==> flow/design.v <==
module cordic_magphase #(
    parameter integer INPUT_WIDTH      = 16,
    parameter integer INT_WIDTH        = 32,
    parameter integer ITERATIONS       = 32,
    parameter integer GAIN_FRAC_BITS   = 28,
    parameter integer OUTPUT_FRAC_BITS = 14
) (
    input  wire                          clk,
    input  wire                          rst_n,
    input  wire                          start,
    input  wire signed [INPUT_WIDTH-1:0] x_in,
    input  wire signed [INPUT_WIDTH-1:0] y_in,
    output reg                           busy,
    output reg                           done,
    output reg  signed [INT_WIDTH-1:0]   magnitude,
    output reg  signed [INT_WIDTH-1:0]   phase
);
    localparam IDLE         = 2'd0;
    localparam ITERATE      = 2'd1;
    localparam POST_PROCESS = 2'd2;
    localparam DONE_STATE   = 2'd3;
    reg [1:0] state, state_next;
    reg signed [INT_WIDTH-1:0] x_reg, y_reg, x_next, y_next;
    reg signed [INT_WIDTH-1:0] z_reg, z_next;
    reg [5:0]                  iter_cnt, iter_cnt_next;
    reg signed [1:0] pi_correction, pi_correction_next;  
    localparam [31:0] PI_CONST32    = 32'h3243F6A8;  
    localparam [31:0] TWOPI_CONST32 = 32'h6487ED51;  
    localparam [31:0] K_INV32       = 32'd162600000;
    localparam signed [INT_WIDTH-1:0] PI_CONST    = {{(INT_WIDTH-32){PI_CONST32[31]}}, PI_CONST32};
    localparam signed [INT_WIDTH-1:0] TWOPI_CONST = {{(INT_WIDTH-32){TWOPI_CONST32[31]}}, TWOPI_CONST32};
    localparam signed [INT_WIDTH-1:0] K_INV       = {{(INT_WIDTH-32){K_INV32[31]}}, K_INV32};
    function signed [31:0] atan_lut;
        input [4:0] idx;
        begin
            case (idx)
                4'd0:  atan_lut = 32'sh0C90FDAA;
                4'd1:  atan_lut = 32'sh076B19C1;
                4'd2:  atan_lut = 32'sh03EB6EBF;
                4'd3:  atan_lut = 32'sh01FD5BA9;
                4'd4:  atan_lut = 32'sh00FFAAE0;
                4'd5:  atan_lut = 32'sh007FF55B;
                4'd6:  atan_lut = 32'sh003FFEA8;
                4'd7:  atan_lut = 32'sh001FFFDA;
                4'd8:  atan_lut = 32'sh000FFFEF;
                4'd9:  atan_lut = 32'sh0007FFFF;
                4'd10: atan_lut = 32'sh0003FFFF;
                4'd11: atan_lut = 32'sh0001FFFF;
                4'd12: atan_lut = 32'sh0000FFFF;
                4'd13: atan_lut = 32'sh00007FFF;
                4'd14: atan_lut = 32'sh00003FFF;
                4'd15: atan_lut = 32'sh00001FFF;  
                5'd16: atan_lut = 32'sh00000FFF;  
                5'd17: atan_lut = 32'sh000007FF;  
                5'd18: atan_lut = 32'sh000003FF;  
                5'd19: atan_lut = 32'sh000001FF;  
                5'd20: atan_lut = 32'sh000000FF;  
                5'd21: atan_lut = 32'sh0000007F;  
                5'd22: atan_lut = 32'sh0000003F;  
                5'd23: atan_lut = 32'sh0000001F;  
                5'd24: atan_lut = 32'sh0000000F;  
                5'd25: atan_lut = 32'sh00000007;  
                5'd26: atan_lut = 32'sh00000003;  
                5'd27: atan_lut = 32'sh00000001;  
                default: atan_lut = 32'sh00000000;  
            endcase
        end
    endfunction
    wire signed [47:0] mag_prod = x_reg * K_INV;  
    wire signed [INT_WIDTH-1:0] mag_corr = mag_prod >>> GAIN_FRAC_BITS;
    reg  signed [INT_WIDTH-1:0] phase_tmp;
    always @(posedge clk or negedge rst_n) begin
        if (!rst_n) begin
            state     <= IDLE;
            busy      <= 1'b0;
            done      <= 1'b0;
            x_reg     <= 0;
            y_reg     <= 0;
            z_reg     <= 0;
            iter_cnt  <= 0;
            magnitude <= 0;
            phase     <= 0;
            pi_correction <= 2'sd0;
        end else begin
            state    <= state_next;
            x_reg    <= x_next;
            y_reg    <= y_next;
            z_reg    <= z_next;
            iter_cnt <= iter_cnt_next;
            pi_correction <= pi_correction_next;
            busy     <= (state_next != IDLE) && (state_next != DONE_STATE);
            done     <= (state_next == DONE_STATE);
            if (state_next == DONE_STATE) begin
                magnitude <= ((mag_corr < 0) ? -mag_corr : mag_corr) << OUTPUT_FRAC_BITS;
                case (pi_correction)
                    -2'sd1: phase_tmp = z_next - PI_CONST;
                    2'sd0:  phase_tmp = z_next;
                    default: phase_tmp = z_next + PI_CONST;
                endcase
                if (phase_tmp > PI_CONST)
                    phase_tmp = phase_tmp - TWOPI_CONST;
                else if (phase_tmp < -PI_CONST)
                    phase_tmp = phase_tmp + TWOPI_CONST;
                phase <= phase_tmp;
            end
        end
    end
    always @* begin
        state_next          = state;
        x_next              = x_reg;
        y_next              = y_reg;
        z_next              = z_reg;
        iter_cnt_next       = iter_cnt;
        pi_correction_next  = pi_correction;
        case (state)
            IDLE, DONE_STATE: begin
                if (start) begin
                    x_next = {{(INT_WIDTH-INPUT_WIDTH){x_in[INPUT_WIDTH-1]}}, x_in};
                    y_next = {{(INT_WIDTH-INPUT_WIDTH){y_in[INPUT_WIDTH-1]}}, y_in};
                    if (x_next < 0) begin
                        x_next = -x_next;
                        y_next = -y_next;
                        pi_correction_next = (y_next >= 0) ? 2'sd1 : -2'sd1;
                    end else begin
                        pi_correction_next = 2'sd0;
                    end
                    z_next        = 0;
                    iter_cnt_next = 0;
                    state_next    = ITERATE;
                end else begin
                    state_next    = IDLE;
                end
            end
            ITERATE: begin
                if (iter_cnt < ITERATIONS) begin
                    if (y_reg >= 0) begin
                        x_next = x_reg + (y_reg >>> iter_cnt);
                        y_next = y_reg - (x_reg >>> iter_cnt);
                        z_next = z_reg + atan_lut(iter_cnt[4:0]);
                    end else begin
                        x_next = x_reg - (y_reg >>> iter_cnt);
                        y_next = y_reg + (x_reg >>> iter_cnt);
                        z_next = z_reg - atan_lut(iter_cnt[4:0]);
                    end
                    iter_cnt_next = iter_cnt + 1'b1;
                    if (iter_cnt == ITERATIONS-1)
                        state_next = POST_PROCESS;
                end else begin
                    state_next = POST_PROCESS;
                end
            end
            POST_PROCESS: begin
                state_next = DONE_STATE;
            end
            default: state_next = IDLE;
        endcase
    end
endmodule
==> reports on cordic_magphase <==
Step by step through the tools: cordic_magphase
Module cordic_magphase before and after one edit of its RTL, step after step.
"orig" refers to lines of the RTL above, "edited" to lines of the edited file.
"delta" is "edited" less "orig", of the values as shown.
{"block": "design", "design": "cordic_magphase", "clk_port": "clk", "lib": "sky130hd", "corner": "tt_025C_1v80"}

Edit of the RTL
The edit as a unified diff against the file above.
A script made this edit. It changes what the design does and was not meant as an optimisation.
begin of diff
@@ -14,6 +14,8 @@
     output reg                           done,
     output reg  signed [INT_WIDTH-1:0]   magnitude,
-    output reg  signed [INT_WIDTH-1:0]   phase
+    output reg  signed [INT_WIDTH-1:0]   phase_ext
 );
+    reg signed [INT_WIDTH-1:0] phase;
+    always @(posedge clk) phase_ext <= phase;
     localparam IDLE         = 2'd0;
     localparam ITERATE      = 2'd1;
end of diff

Elaborated design
Yosys after proc, flatten, opt, wreduce and memory -nomap, before mapping. Memory bits, and registers merged into a memory's read port (data or address), are not among the register bits. Print and check cells are not counted.
Yosys's memory passes give these memory sizes; they may raise the number of words (mostly to a power of two), join words into wider ones and drop unused or constant bits.
{"block": "word_totals", "item": "reg_bits", "orig": 158, "edited": 190, "delta": 32}
{"block": "word_totals", "item": "rom_bits", "orig": 1792, "edited": 1792, "delta": 0}
{"block": "word_totals", "item": "mem_count", "orig": 2, "edited": 2, "delta": 0}
{"block": "op_classes", "item": "add_sub_neg", "orig": 14, "edited": 14, "delta": 0}
{"block": "op_classes", "item": "mul", "orig": 1, "edited": 1, "delta": 0}
{"block": "op_classes", "item": "compare", "orig": 7, "edited": 7, "delta": 0}
{"block": "op_classes", "item": "n_eq", "orig": 9, "edited": 9, "delta": 0}
{"block": "op_classes", "item": "shift", "orig": 2, "edited": 2, "delta": 0}
{"block": "op_classes", "item": "n_mux", "orig": 36, "edited": 36, "delta": 0}
{"block": "op_classes", "item": "logic", "orig": 2, "edited": 2, "delta": 0}
{"block": "op_classes", "item": "reduce_logical", "orig": 8, "edited": 8, "delta": 0}
{"block": "mem_list", "item": "memory_list", "orig": "32x28 r1 w0; 32x28 r1 w0", "edited": "32x28 r1 w0; 32x28 r1 w0"}
Operator kinds equal on both sides are left out: 37.

Depth
Longest topological path by Yosys (ltp), each cell counted once; first at word level (registers and memories cut), then after technology mapping (sequential cells cut; the memories' decode and read muxes count).
{"block": "logic_depth", "item": "depth_word", "orig": 14, "edited": 14, "delta": 0}
{"block": "logic_depth", "item": "abc_area", "orig": "0", "edited": "0"}
{"block": "logic_depth", "item": "depth_mapped", "orig": 44, "edited": 42, "delta": -2}
{"block": "logic_depth", "item": "mapped_depth_nobuf", "orig": 36, "edited": 33, "delta": -3}

After synthesis
Source: synth_stat.txt of the flow (Yosys; design flattened, memories mapped). It holds for the ABC_AREA given above (unset counts as 0); a run with the other value may have another netlist.
{"block": "synth_totals", "item": "stdcells", "orig": 3625, "edited": 3683, "delta": 58}
{"block": "synth_totals", "item": "mapped_area_um2", "orig": 29866.1, "edited": 31043.5, "delta": 1177.4}
{"block": "synth_totals", "item": "seqArea_um2", "orig": 4006.3, "edited": 4647.0, "delta": 640.7}
{"block": "synth_totals", "item": "ff_cells", "orig": 160, "edited": 192, "delta": 32}
{"block": "synth_totals", "item": "buffers", "orig": 180, "edited": 174, "delta": -6}
{"block": "types", "cell_type": "sky130_fd_sc_hd__dfxtp_1", "orig": 0, "edited": 32, "delta": 32}
{"block": "types", "cell_type": "sky130_fd_sc_hd__mux4_1", "orig": 1, "edited": 25, "delta": 24}
{"block": "types", "cell_type": "sky130_fd_sc_hd__o21ai_0", "orig": 209, "edited": 228, "delta": 19}
{"block": "types", "cell_type": "sky130_fd_sc_hd__o31ai_1", "orig": 27, "edited": 43, "delta": 16}
{"block": "types", "cell_type": "sky130_fd_sc_hd__o32ai_1", "orig": 17, "edited": 1, "delta": -16}
{"block": "types", "cell_type": "sky130_fd_sc_hd__nand2_1", "orig": 355, "edited": 340, "delta": -15}
{"block": "types", "cell_type": "sky130_fd_sc_hd__mux4_2", "orig": 69, "edited": 54, "delta": -15}
{"block": "types", "cell_type": "sky130_fd_sc_hd__a31oi_1", "orig": 52, "edited": 37, "delta": -15}
{"block": "types", "cell_type": "sky130_fd_sc_hd__a211oi_1", "orig": 25, "edited": 40, "delta": 15}
{"block": "types", "cell_type": "sky130_fd_sc_hd__a21oi_1", "orig": 275, "edited": 288, "delta": 13}
{"block": "types", "cell_type": "sky130_fd_sc_hd__and2_1", "orig": 35, "edited": 22, "delta": -13}
{"block": "types", "cell_type": "sky130_fd_sc_hd__nand4_1", "orig": 14, "edited": 27, "delta": 13}
{"block": "types", "cell_type": "sky130_fd_sc_hd__clkbuf_1", "orig": 115, "edited": 103, "delta": -12}
{"block": "types", "cell_type": "sky130_fd_sc_hd__o22ai_1", "orig": 25, "edited": 13, "delta": -12}
{"block": "types", "cell_type": "sky130_fd_sc_hd__nor4_1", "orig": 18, "edited": 30, "delta": 12}
{"block": "types", "cell_type": "sky130_fd_sc_hd__nand3_1", "orig": 87, "edited": 76, "delta": -11}
{"block": "types", "cell_type": "sky130_fd_sc_hd__nor3_1", "orig": 55, "edited": 66, "delta": 11}
{"block": "types", "cell_type": "sky130_fd_sc_hd__mux2i_1", "orig": 44, "edited": 55, "delta": 11}
Cell types equal on both sides are left out: 18.
Not every row of either side is listed.

Worst setup path after synthesis
Source: OpenSTA report_checks on the synthesized netlist (no wires, ideal clock, input and output delay 20% of the period each), path of least setup slack; recovery checks are left aside. Register names are those of the netlist, which keeps one name where synthesis merged equal registers.
{"block": "synth_timing", "item": "path_type", "orig": "input-to-reg", "edited": "reg-to-reg"}
{"block": "synth_timing", "item": "start", "orig": "input start", "edited": "register iter_cnt[2]"}
{"block": "synth_timing", "item": "end", "orig": "register phase[10]", "edited": "register phase[30]"}
{"block": "synth_timing", "item": "tclk_ns", "orig": 20.0, "edited": 20.0, "delta": 0.0}
{"block": "synth_timing", "item": "input_delay_ns", "orig": 4.000}
{"block": "synth_timing", "item": "t_first_pin_ns", "orig": 4.000, "edited": 0.000, "delta": -4.000}
{"block": "synth_timing", "item": "arrival_time_ns", "orig": 8.812, "edited": 9.273, "delta": 0.461}
{"block": "synth_timing", "item": "slack_ns", "orig": 11.064, "edited": 10.645, "delta": -0.419}
{"block": "synth_timing", "item": "path_delay_ns", "orig": 4.937, "edited": 9.355, "delta": 4.418}
{"block": "synth_timing", "item": "stages", "orig": 23, "edited": 39, "delta": 16}
{"block": "synth_timing", "item": "path_buffers", "orig": 5, "edited": 8, "delta": 3}
{"block": "synth_timing", "item": "synth_period_reached_ns", "orig": 8.936, "edited": 9.355, "delta": 0.419}
"path_delay_ns" = arrival - input delay + setup time.
"stages": output pins that drive a net of the path, with the launching flip-flop's if there is one; two outputs of one cell count as two.
"synth_period_reached_ns" is the clock period less the worst setup slack; recovery checks do not enter. This is arithmetic on one report: input and output delays are still those of the set period (20% each).
Between the ends stands the longest chain of elaborated cells between them, by number of cells; it is not shown to be the way that was timed. Of several equally long chains one is given.
Each line given opens the expression or statement behind the cell; cells for indexed reads and writes are added by Yosys, which also makes memories of some case tables.
The chain passes a memory read, where the word-level depth is cut; so it can be longer than that depth.
{"block": "synth_via_orig", "path_cell_list": "sky130_fd_sc_hd__or3b_1 -> sky130_fd_sc_hd__clkbuf_1 -> sky130_fd_sc_hd__and2_1 -> sky130_fd_sc_hd__clkbuf_1 -> sky130_fd_sc_hd__buf_1 -> sky130_fd_sc_hd__a22o_1 -> sky130_fd_sc_hd__ha_1 -> sky130_fd_sc_hd__nor2b_1 -> sky130_fd_sc_hd__o31a_1 -> sky130_fd_sc_hd__o2111ai_1 -> sky130_fd_sc_hd__a21oi_1 -> sky130_fd_sc_hd__o21a_1 -> sky130_fd_sc_hd__nor4b_1 -> sky130_fd_sc_hd__o21ai_0 -> sky130_fd_sc_hd__a22oi_1 -> sky130_fd_sc_hd__o2111ai_1 -> sky130_fd_sc_hd__a211o_1 -> sky130_fd_sc_hd__a31oi_2 -> sky130_fd_sc_hd__buf_4 -> sky130_fd_sc_hd__buf_2 -> sky130_fd_sc_hd__o32ai_1 -> sky130_fd_sc_hd__xnor2_1 -> sky130_fd_sc_hd__mux2_2", "elab_chain_cells": 8}
{"block": "synth_lines_orig", "item": "from (decl)", "line": 10, "source": "input  wire                          start,"}
{"block": "synth_lines_orig", "item": "two-way mux 32 bit", "line": 117, "source": "if (start) begin"}
{"block": "synth_lines_orig", "item": "parallel mux 32 bit (select 3 bit)", "line": 115, "source": "case (state)"}
{"block": "synth_lines_orig", "item": "adder 32 x 31 -> 32 bit", "line": 98, "source": "default: phase_tmp = z_next + PI_CONST;"}
{"block": "synth_lines_orig", "item": "parallel mux 32 bit (select 2 bit)", "line": 95, "source": "case (pi_correction)"}
{"block": "synth_lines_orig", "item": "two-way mux 32 bit", "line": 93, "source": "if (state_next == DONE_STATE) begin"}
{"block": "synth_lines_orig", "item": "adder 32 bit", "line": 103, "source": "phase_tmp = phase_tmp + TWOPI_CONST;"}
{"block": "synth_lines_orig", "item": "two-way mux 32 bit", "line": 102, "source": "else if (phase_tmp < -PI_CONST)"}
{"block": "synth_lines_orig", "item": "two-way mux 32 bit", "line": 100, "source": "if (phase_tmp > PI_CONST)"}
{"block": "synth_lines_orig", "item": "to (assign)", "line": 82, "source": "phase     <= 0;"}
{"block": "synth_lines_orig", "item": "to (assign)", "line": 104, "source": "phase <= phase_tmp;"}
{"block": "synth_lines_orig", "item": "to (decl)", "line": 16, "source": "output reg  signed [INT_WIDTH-1:0]   phase"}
Some nets on the timed path still bear RTL names; the line given drives or declares the net.
{"block": "synth_named_nets_orig", "net": "z_next[5]", "line": 115}
{"block": "synth_via_edited", "path_cell_list": "sky130_fd_sc_hd__dfrtp_1 -> sky130_fd_sc_hd__clkbuf_1 -> sky130_fd_sc_hd__buf_1 -> sky130_fd_sc_hd__clkbuf_1 -> sky130_fd_sc_hd__buf_1 -> sky130_fd_sc_hd__clkbuf_1 -> sky130_fd_sc_hd__clkbuf_1 -> sky130_fd_sc_hd__buf_1 -> sky130_fd_sc_hd__a21oi_1 -> sky130_fd_sc_hd__nor3_1 -> sky130_fd_sc_hd__a31oi_1 -> sky130_fd_sc_hd__inv_1 -> sky130_fd_sc_hd__ha_1 -> sky130_fd_sc_hd__and3_1 -> sky130_fd_sc_hd__and3_1 -> sky130_fd_sc_hd__a31oi_1 -> sky130_fd_sc_hd__buf_1 -> sky130_fd_sc_hd__xnor2_1 -> [3 not listed] -> sky130_fd_sc_hd__o21ai_0 -> sky130_fd_sc_hd__a31o_2 -> sky130_fd_sc_hd__a211oi_1 -> sky130_fd_sc_hd__ha_1 -> sky130_fd_sc_hd__a21oi_1 -> sky130_fd_sc_hd__o21ai_0 -> sky130_fd_sc_hd__a21o_1 -> sky130_fd_sc_hd__a22oi_1 -> sky130_fd_sc_hd__nand4b_1 -> sky130_fd_sc_hd__a211oi_1 -> sky130_fd_sc_hd__mux2_2 -> sky130_fd_sc_hd__nor3_1 -> sky130_fd_sc_hd__a21oi_1 -> sky130_fd_sc_hd__o211a_1 -> sky130_fd_sc_hd__o31ai_2 -> sky130_fd_sc_hd__nor3_1 -> sky130_fd_sc_hd__or3_1 -> sky130_fd_sc_hd__a31oi_1", "elab_chain_cells": 14}
{"block": "synth_lines_edited", "item": "from (decl)", "line": 27, "source": "reg [5:0]                  iter_cnt, iter_cnt_next;"}
{"block": "synth_lines_edited", "item": "from (assign)", "line": 82, "source": "iter_cnt  <= 0;"}
{"block": "synth_lines_edited", "item": "from (assign)", "line": 91, "source": "iter_cnt <= iter_cnt_next;"}
{"block": "synth_lines_edited", "item": "memory (32 x 28 bit)", "line": 38, "source": "case (idx)"}
{"block": "synth_lines_edited", "item": "two-way mux 32 bit", "line": 138, "source": "if (y_reg >= 0) begin"}
{"block": "synth_lines_edited", "item": "two-way mux 32 bit", "line": 137, "source": "if (iter_cnt < ITERATIONS) begin"}
{"block": "synth_lines_edited", "item": "two-way mux 32 bit", "line": 117, "source": "case (state)"}
{"block": "synth_lines_edited", "item": "subtractor 32 bit", "line": 145, "source": "z_next = z_reg - atan_lut(iter_cnt[4:0]);"}
{"block": "synth_lines_edited", "item": "two-way mux 32 bit", "line": 138}
{"block": "synth_lines_edited", "item": "two-way mux 32 bit", "line": 137}
{"block": "synth_lines_edited", "item": "parallel mux 32 bit (select 3 bit)", "line": 117}
{"block": "synth_lines_edited", "item": "adder 32 x 31 -> 32 bit", "line": 100, "source": "default: phase_tmp = z_next + PI_CONST;"}
{"block": "synth_lines_edited", "item": "parallel mux 32 bit (select 2 bit)", "line": 97, "source": "case (pi_correction)"}
{"block": "synth_lines_edited", "item": "two-way mux 32 bit", "line": 95, "source": "if (state_next == DONE_STATE) begin"}
{"block": "synth_lines_edited", "item": "adder 32 bit", "line": 105, "source": "phase_tmp = phase_tmp + TWOPI_CONST;"}
{"block": "synth_lines_edited", "item": "two-way mux 32 bit", "line": 104, "source": "else if (phase_tmp < -PI_CONST)"}
{"block": "synth_lines_edited", "item": "two-way mux 32 bit", "line": 102, "source": "if (phase_tmp > PI_CONST)"}
{"block": "synth_lines_edited", "item": "to (assign)", "line": 84, "source": "phase     <= 0;"}
{"block": "synth_lines_edited", "item": "to (assign)", "line": 106, "source": "phase <= phase_tmp;"}
{"block": "synth_lines_edited", "item": "to (decl)", "line": 18, "source": "reg signed [INT_WIDTH-1:0] phase;"}
{"block": "synth_named_nets_edited", "net": "z_next[14]", "line": 117}

Path in the finished layout
Path of least setup slack in the final report of the runs of pair A (OpenROAD, finished layout, wires in). Where an end is a register, its clock arrival counts in the times.
{"block": "layout_timing", "item": "path_type", "orig": "input-to-reg", "edited": "reg-to-reg"}
{"block": "layout_timing", "item": "start", "orig": "input start", "edited": "register iter_cnt[0]"}
{"block": "layout_timing", "item": "end", "orig": "register phase[25]", "edited": "register phase[22]"}
{"block": "layout_timing", "item": "tclk_ns", "orig": 20.0, "edited": 20.0, "delta": 0.0}
{"block": "layout_timing", "item": "input_delay_ns", "orig": 4.00}
{"block": "layout_timing", "item": "t_first_pin_ns", "orig": 4.00, "edited": 0.50, "delta": -3.50}
{"block": "layout_timing", "item": "arrival_time_ns", "orig": 10.86, "edited": 10.73, "delta": -0.13}
{"block": "layout_timing", "item": "slack_ns", "orig": 9.56, "edited": 9.70, "delta": 0.14}
{"block": "layout_timing", "item": "stages", "orig": 20, "edited": 33, "delta": 13}
{"block": "layout_timing", "item": "path_buffers", "orig": 1, "edited": 1, "delta": 0}
Between the ends stands the longest chain of elaborated cells between them, by number of cells; it is not shown to be the way that was timed. Of several equally long chains one is given.
The chain passes a memory read, where the word-level depth is cut; so it can be longer than that depth.
{"block": "layout_via_orig", "path_cell_list": "sky130_fd_sc_hd__clkdlybuf4s50_1 -> sky130_fd_sc_hd__or3b_1 -> sky130_fd_sc_hd__and2_1 -> sky130_fd_sc_hd__a32oi_1 -> sky130_fd_sc_hd__inv_1 -> sky130_fd_sc_hd__ha_1 -> sky130_fd_sc_hd__o21a_1 -> sky130_fd_sc_hd__o31a_1 -> sky130_fd_sc_hd__o2111ai_1 -> sky130_fd_sc_hd__a21oi_1 -> sky130_fd_sc_hd__o21ai_0 -> sky130_fd_sc_hd__o211a_1 -> sky130_fd_sc_hd__o31a_1 -> sky130_fd_sc_hd__xnor2_1 -> sky130_fd_sc_hd__and2_1 -> sky130_fd_sc_hd__a21oi_1 -> sky130_fd_sc_hd__nor2_2 -> sky130_fd_sc_hd__a2111oi_0 -> sky130_fd_sc_hd__o211ai_1 -> sky130_fd_sc_hd__o311ai_1", "elab_chain_cells": 8}
{"block": "layout_lines_orig", "item": "from (decl)", "line": 10, "source": "input  wire                          start,"}
{"block": "layout_lines_orig", "item": "two-way mux 32 bit", "line": 117, "source": "if (start) begin"}
{"block": "layout_lines_orig", "item": "parallel mux 32 bit (select 3 bit)", "line": 115, "source": "case (state)"}
{"block": "layout_lines_orig", "item": "adder 32 x 31 -> 32 bit", "line": 98, "source": "default: phase_tmp = z_next + PI_CONST;"}
{"block": "layout_lines_orig", "item": "parallel mux 32 bit (select 2 bit)", "line": 95, "source": "case (pi_correction)"}
{"block": "layout_lines_orig", "item": "two-way mux 32 bit", "line": 93, "source": "if (state_next == DONE_STATE) begin"}
{"block": "layout_lines_orig", "item": "adder 32 bit", "line": 103, "source": "phase_tmp = phase_tmp + TWOPI_CONST;"}
{"block": "layout_lines_orig", "item": "two-way mux 32 bit", "line": 102, "source": "else if (phase_tmp < -PI_CONST)"}
{"block": "layout_lines_orig", "item": "two-way mux 32 bit", "line": 100, "source": "if (phase_tmp > PI_CONST)"}
{"block": "layout_lines_orig", "item": "to (assign)", "line": 82, "source": "phase     <= 0;"}
{"block": "layout_lines_orig", "item": "to (assign)", "line": 104, "source": "phase <= phase_tmp;"}
{"block": "layout_lines_orig", "item": "to (decl)", "line": 16, "source": "output reg  signed [INT_WIDTH-1:0]   phase"}
Some nets on the timed path still bear RTL names; the line given drives or declares the net.
{"block": "layout_named_nets_orig", "net": "z_next[6]", "line": 115}
{"block": "layout_via_edited", "path_cell_list": "sky130_fd_sc_hd__dfrtp_4 -> sky130_fd_sc_hd__clkinv_1 -> sky130_fd_sc_hd__ha_1 -> sky130_fd_sc_hd__or3_1 -> sky130_fd_sc_hd__a21oi_1 -> sky130_fd_sc_hd__mux2_2 -> sky130_fd_sc_hd__ha_1 -> sky130_fd_sc_hd__and3_1 -> sky130_fd_sc_hd__and3_1 -> sky130_fd_sc_hd__a31oi_1 -> sky130_fd_sc_hd__buf_4 -> sky130_fd_sc_hd__xnor2_1 -> sky130_fd_sc_hd__ha_1 -> sky130_fd_sc_hd__a21oi_1 -> sky130_fd_sc_hd__o21ai_0 -> sky130_fd_sc_hd__a211oi_1 -> sky130_fd_sc_hd__a211oi_1 -> sky130_fd_sc_hd__nor4b_1 -> sky130_fd_sc_hd__nand2b_1 -> sky130_fd_sc_hd__ha_1 -> sky130_fd_sc_hd__a21o_1 -> sky130_fd_sc_hd__a21o_1 -> sky130_fd_sc_hd__a21o_1 -> sky130_fd_sc_hd__and2_1 -> sky130_fd_sc_hd__nor3b_1 -> sky130_fd_sc_hd__a21oi_1 -> sky130_fd_sc_hd__or4_1 -> sky130_fd_sc_hd__nand3_1 -> sky130_fd_sc_hd__xor2_1 -> sky130_fd_sc_hd__o31a_1 -> sky130_fd_sc_hd__a32oi_1 -> sky130_fd_sc_hd__xor2_1 -> sky130_fd_sc_hd__mux2_2", "elab_chain_cells": 14}
{"block": "layout_lines_edited", "item": "from (decl)", "line": 27, "source": "reg [5:0]                  iter_cnt, iter_cnt_next;"}
{"block": "layout_lines_edited", "item": "from (assign)", "line": 82, "source": "iter_cnt  <= 0;"}
{"block": "layout_lines_edited", "item": "from (assign)", "line": 91, "source": "iter_cnt <= iter_cnt_next;"}
{"block": "layout_lines_edited", "item": "memory (32 x 28 bit)", "line": 38, "source": "case (idx)"}
{"block": "layout_lines_edited", "item": "two-way mux 32 bit", "line": 138, "source": "if (y_reg >= 0) begin"}
{"block": "layout_lines_edited", "item": "two-way mux 32 bit", "line": 137, "source": "if (iter_cnt < ITERATIONS) begin"}
{"block": "layout_lines_edited", "item": "two-way mux 32 bit", "line": 117, "source": "case (state)"}
{"block": "layout_lines_edited", "item": "subtractor 32 bit", "line": 145, "source": "z_next = z_reg - atan_lut(iter_cnt[4:0]);"}
{"block": "layout_lines_edited", "item": "two-way mux 32 bit", "line": 138}
{"block": "layout_lines_edited", "item": "two-way mux 32 bit", "line": 137}
{"block": "layout_lines_edited", "item": "parallel mux 32 bit (select 3 bit)", "line": 117}
{"block": "layout_lines_edited", "item": "adder 32 x 31 -> 32 bit", "line": 100, "source": "default: phase_tmp = z_next + PI_CONST;"}
{"block": "layout_lines_edited", "item": "parallel mux 32 bit (select 2 bit)", "line": 97, "source": "case (pi_correction)"}
{"block": "layout_lines_edited", "item": "two-way mux 32 bit", "line": 95, "source": "if (state_next == DONE_STATE) begin"}
{"block": "layout_lines_edited", "item": "< comparator 32 x 31 -> 1 bit", "line": 104, "source": "else if (phase_tmp < -PI_CONST)"}
{"block": "layout_lines_edited", "item": "two-way mux 32 bit", "line": 104}
{"block": "layout_lines_edited", "item": "two-way mux 32 bit", "line": 102, "source": "if (phase_tmp > PI_CONST)"}
{"block": "layout_lines_edited", "item": "to (assign)", "line": 84, "source": "phase     <= 0;"}
{"block": "layout_lines_edited", "item": "to (assign)", "line": 106, "source": "phase <= phase_tmp;"}
{"block": "layout_lines_edited", "item": "to (decl)", "line": 18, "source": "reg signed [INT_WIDTH-1:0] phase;"}
{"block": "layout_named_nets_edited", "net": "z_next[23]", "line": 117}

Measured runs
Runs of the flow (Yosys, OpenROAD) on both versions; the two runs of a pair have the same settings. The constraints put input and output delay at 20% of the set period each and load the outputs with 0.01 pF.
{"block": "settings_pair_A", "CORE_UTILIZATION": 40, "period_ns": 20.0, "CAP_MARGIN": 20, "CORE_MARGIN": 2, "SLEW_MARGIN": 20}
{"block": "results_pair_A", "item": "ys_area_um2", "orig": 29866.1, "edited": 31043.5, "delta": 1177.4}
{"block": "results_pair_A", "item": "dieArea_um2", "orig": 76867.6, "edited": 79854.3, "delta": 2986.7}
{"block": "results_pair_A", "item": "post_route_util_frac", "orig": 0.434, "edited": 0.434, "delta": 0.000}
{"block": "results_pair_A", "item": "worstSetupSlack_ns", "orig": 9.556, "edited": 9.698, "delta": 0.142}
{"block": "results_pair_A", "item": "tns_ns", "orig": 0.000, "edited": 0.000, "delta": 0.000}
{"block": "results_pair_A", "item": "achievedPeriod_ns", "orig": 10.444, "edited": 10.302, "delta": -0.142}
{"block": "settings_pair_B", "CAP_MARGIN": 20, "CELL_PAD_IN_SITES_DETAIL_PLACEMENT": 1, "CELL_PAD_IN_SITES_GLOBAL_PLACEMENT": 3, "CORE_MARGIN": 7, "CORE_UTILIZATION": 16, "HOLD_SLACK_MARGIN": 0.07, "MAX_ROUTING_LAYER": "met5", "MIN_ROUTING_LAYER": "met2", "PLACE_DENSITY_LB_ADDON": 0.07, "period_ns": 9.65, "SLEW_MARGIN": 20}
{"block": "results_pair_B", "item": "ys_area_um2", "orig": 29866.1, "edited": 31043.5, "delta": 1177.4}
{"block": "results_pair_B", "item": "dieArea_um2", "orig": 198956.0, "edited": 206552.0, "delta": 7596.0}
{"block": "results_pair_B", "item": "post_route_util_frac", "orig": 0.186, "edited": 0.187, "delta": 0.001}
{"block": "results_pair_B", "item": "worstSetupSlack_ns", "orig": 0.650, "edited": 0.665, "delta": 0.015}
{"block": "results_pair_B", "item": "tns_ns", "orig": 0.000, "edited": 0.000, "delta": 0.000}
{"block": "results_pair_B", "item": "achievedPeriod_ns", "orig": 9.000, "edited": 8.985, "delta": -0.015}
"achievedPeriod_ns": clock period set for the run, less the worst setup slack. It is reckoned from that one timing run; input and output delays stay at 20% of the period that was set.
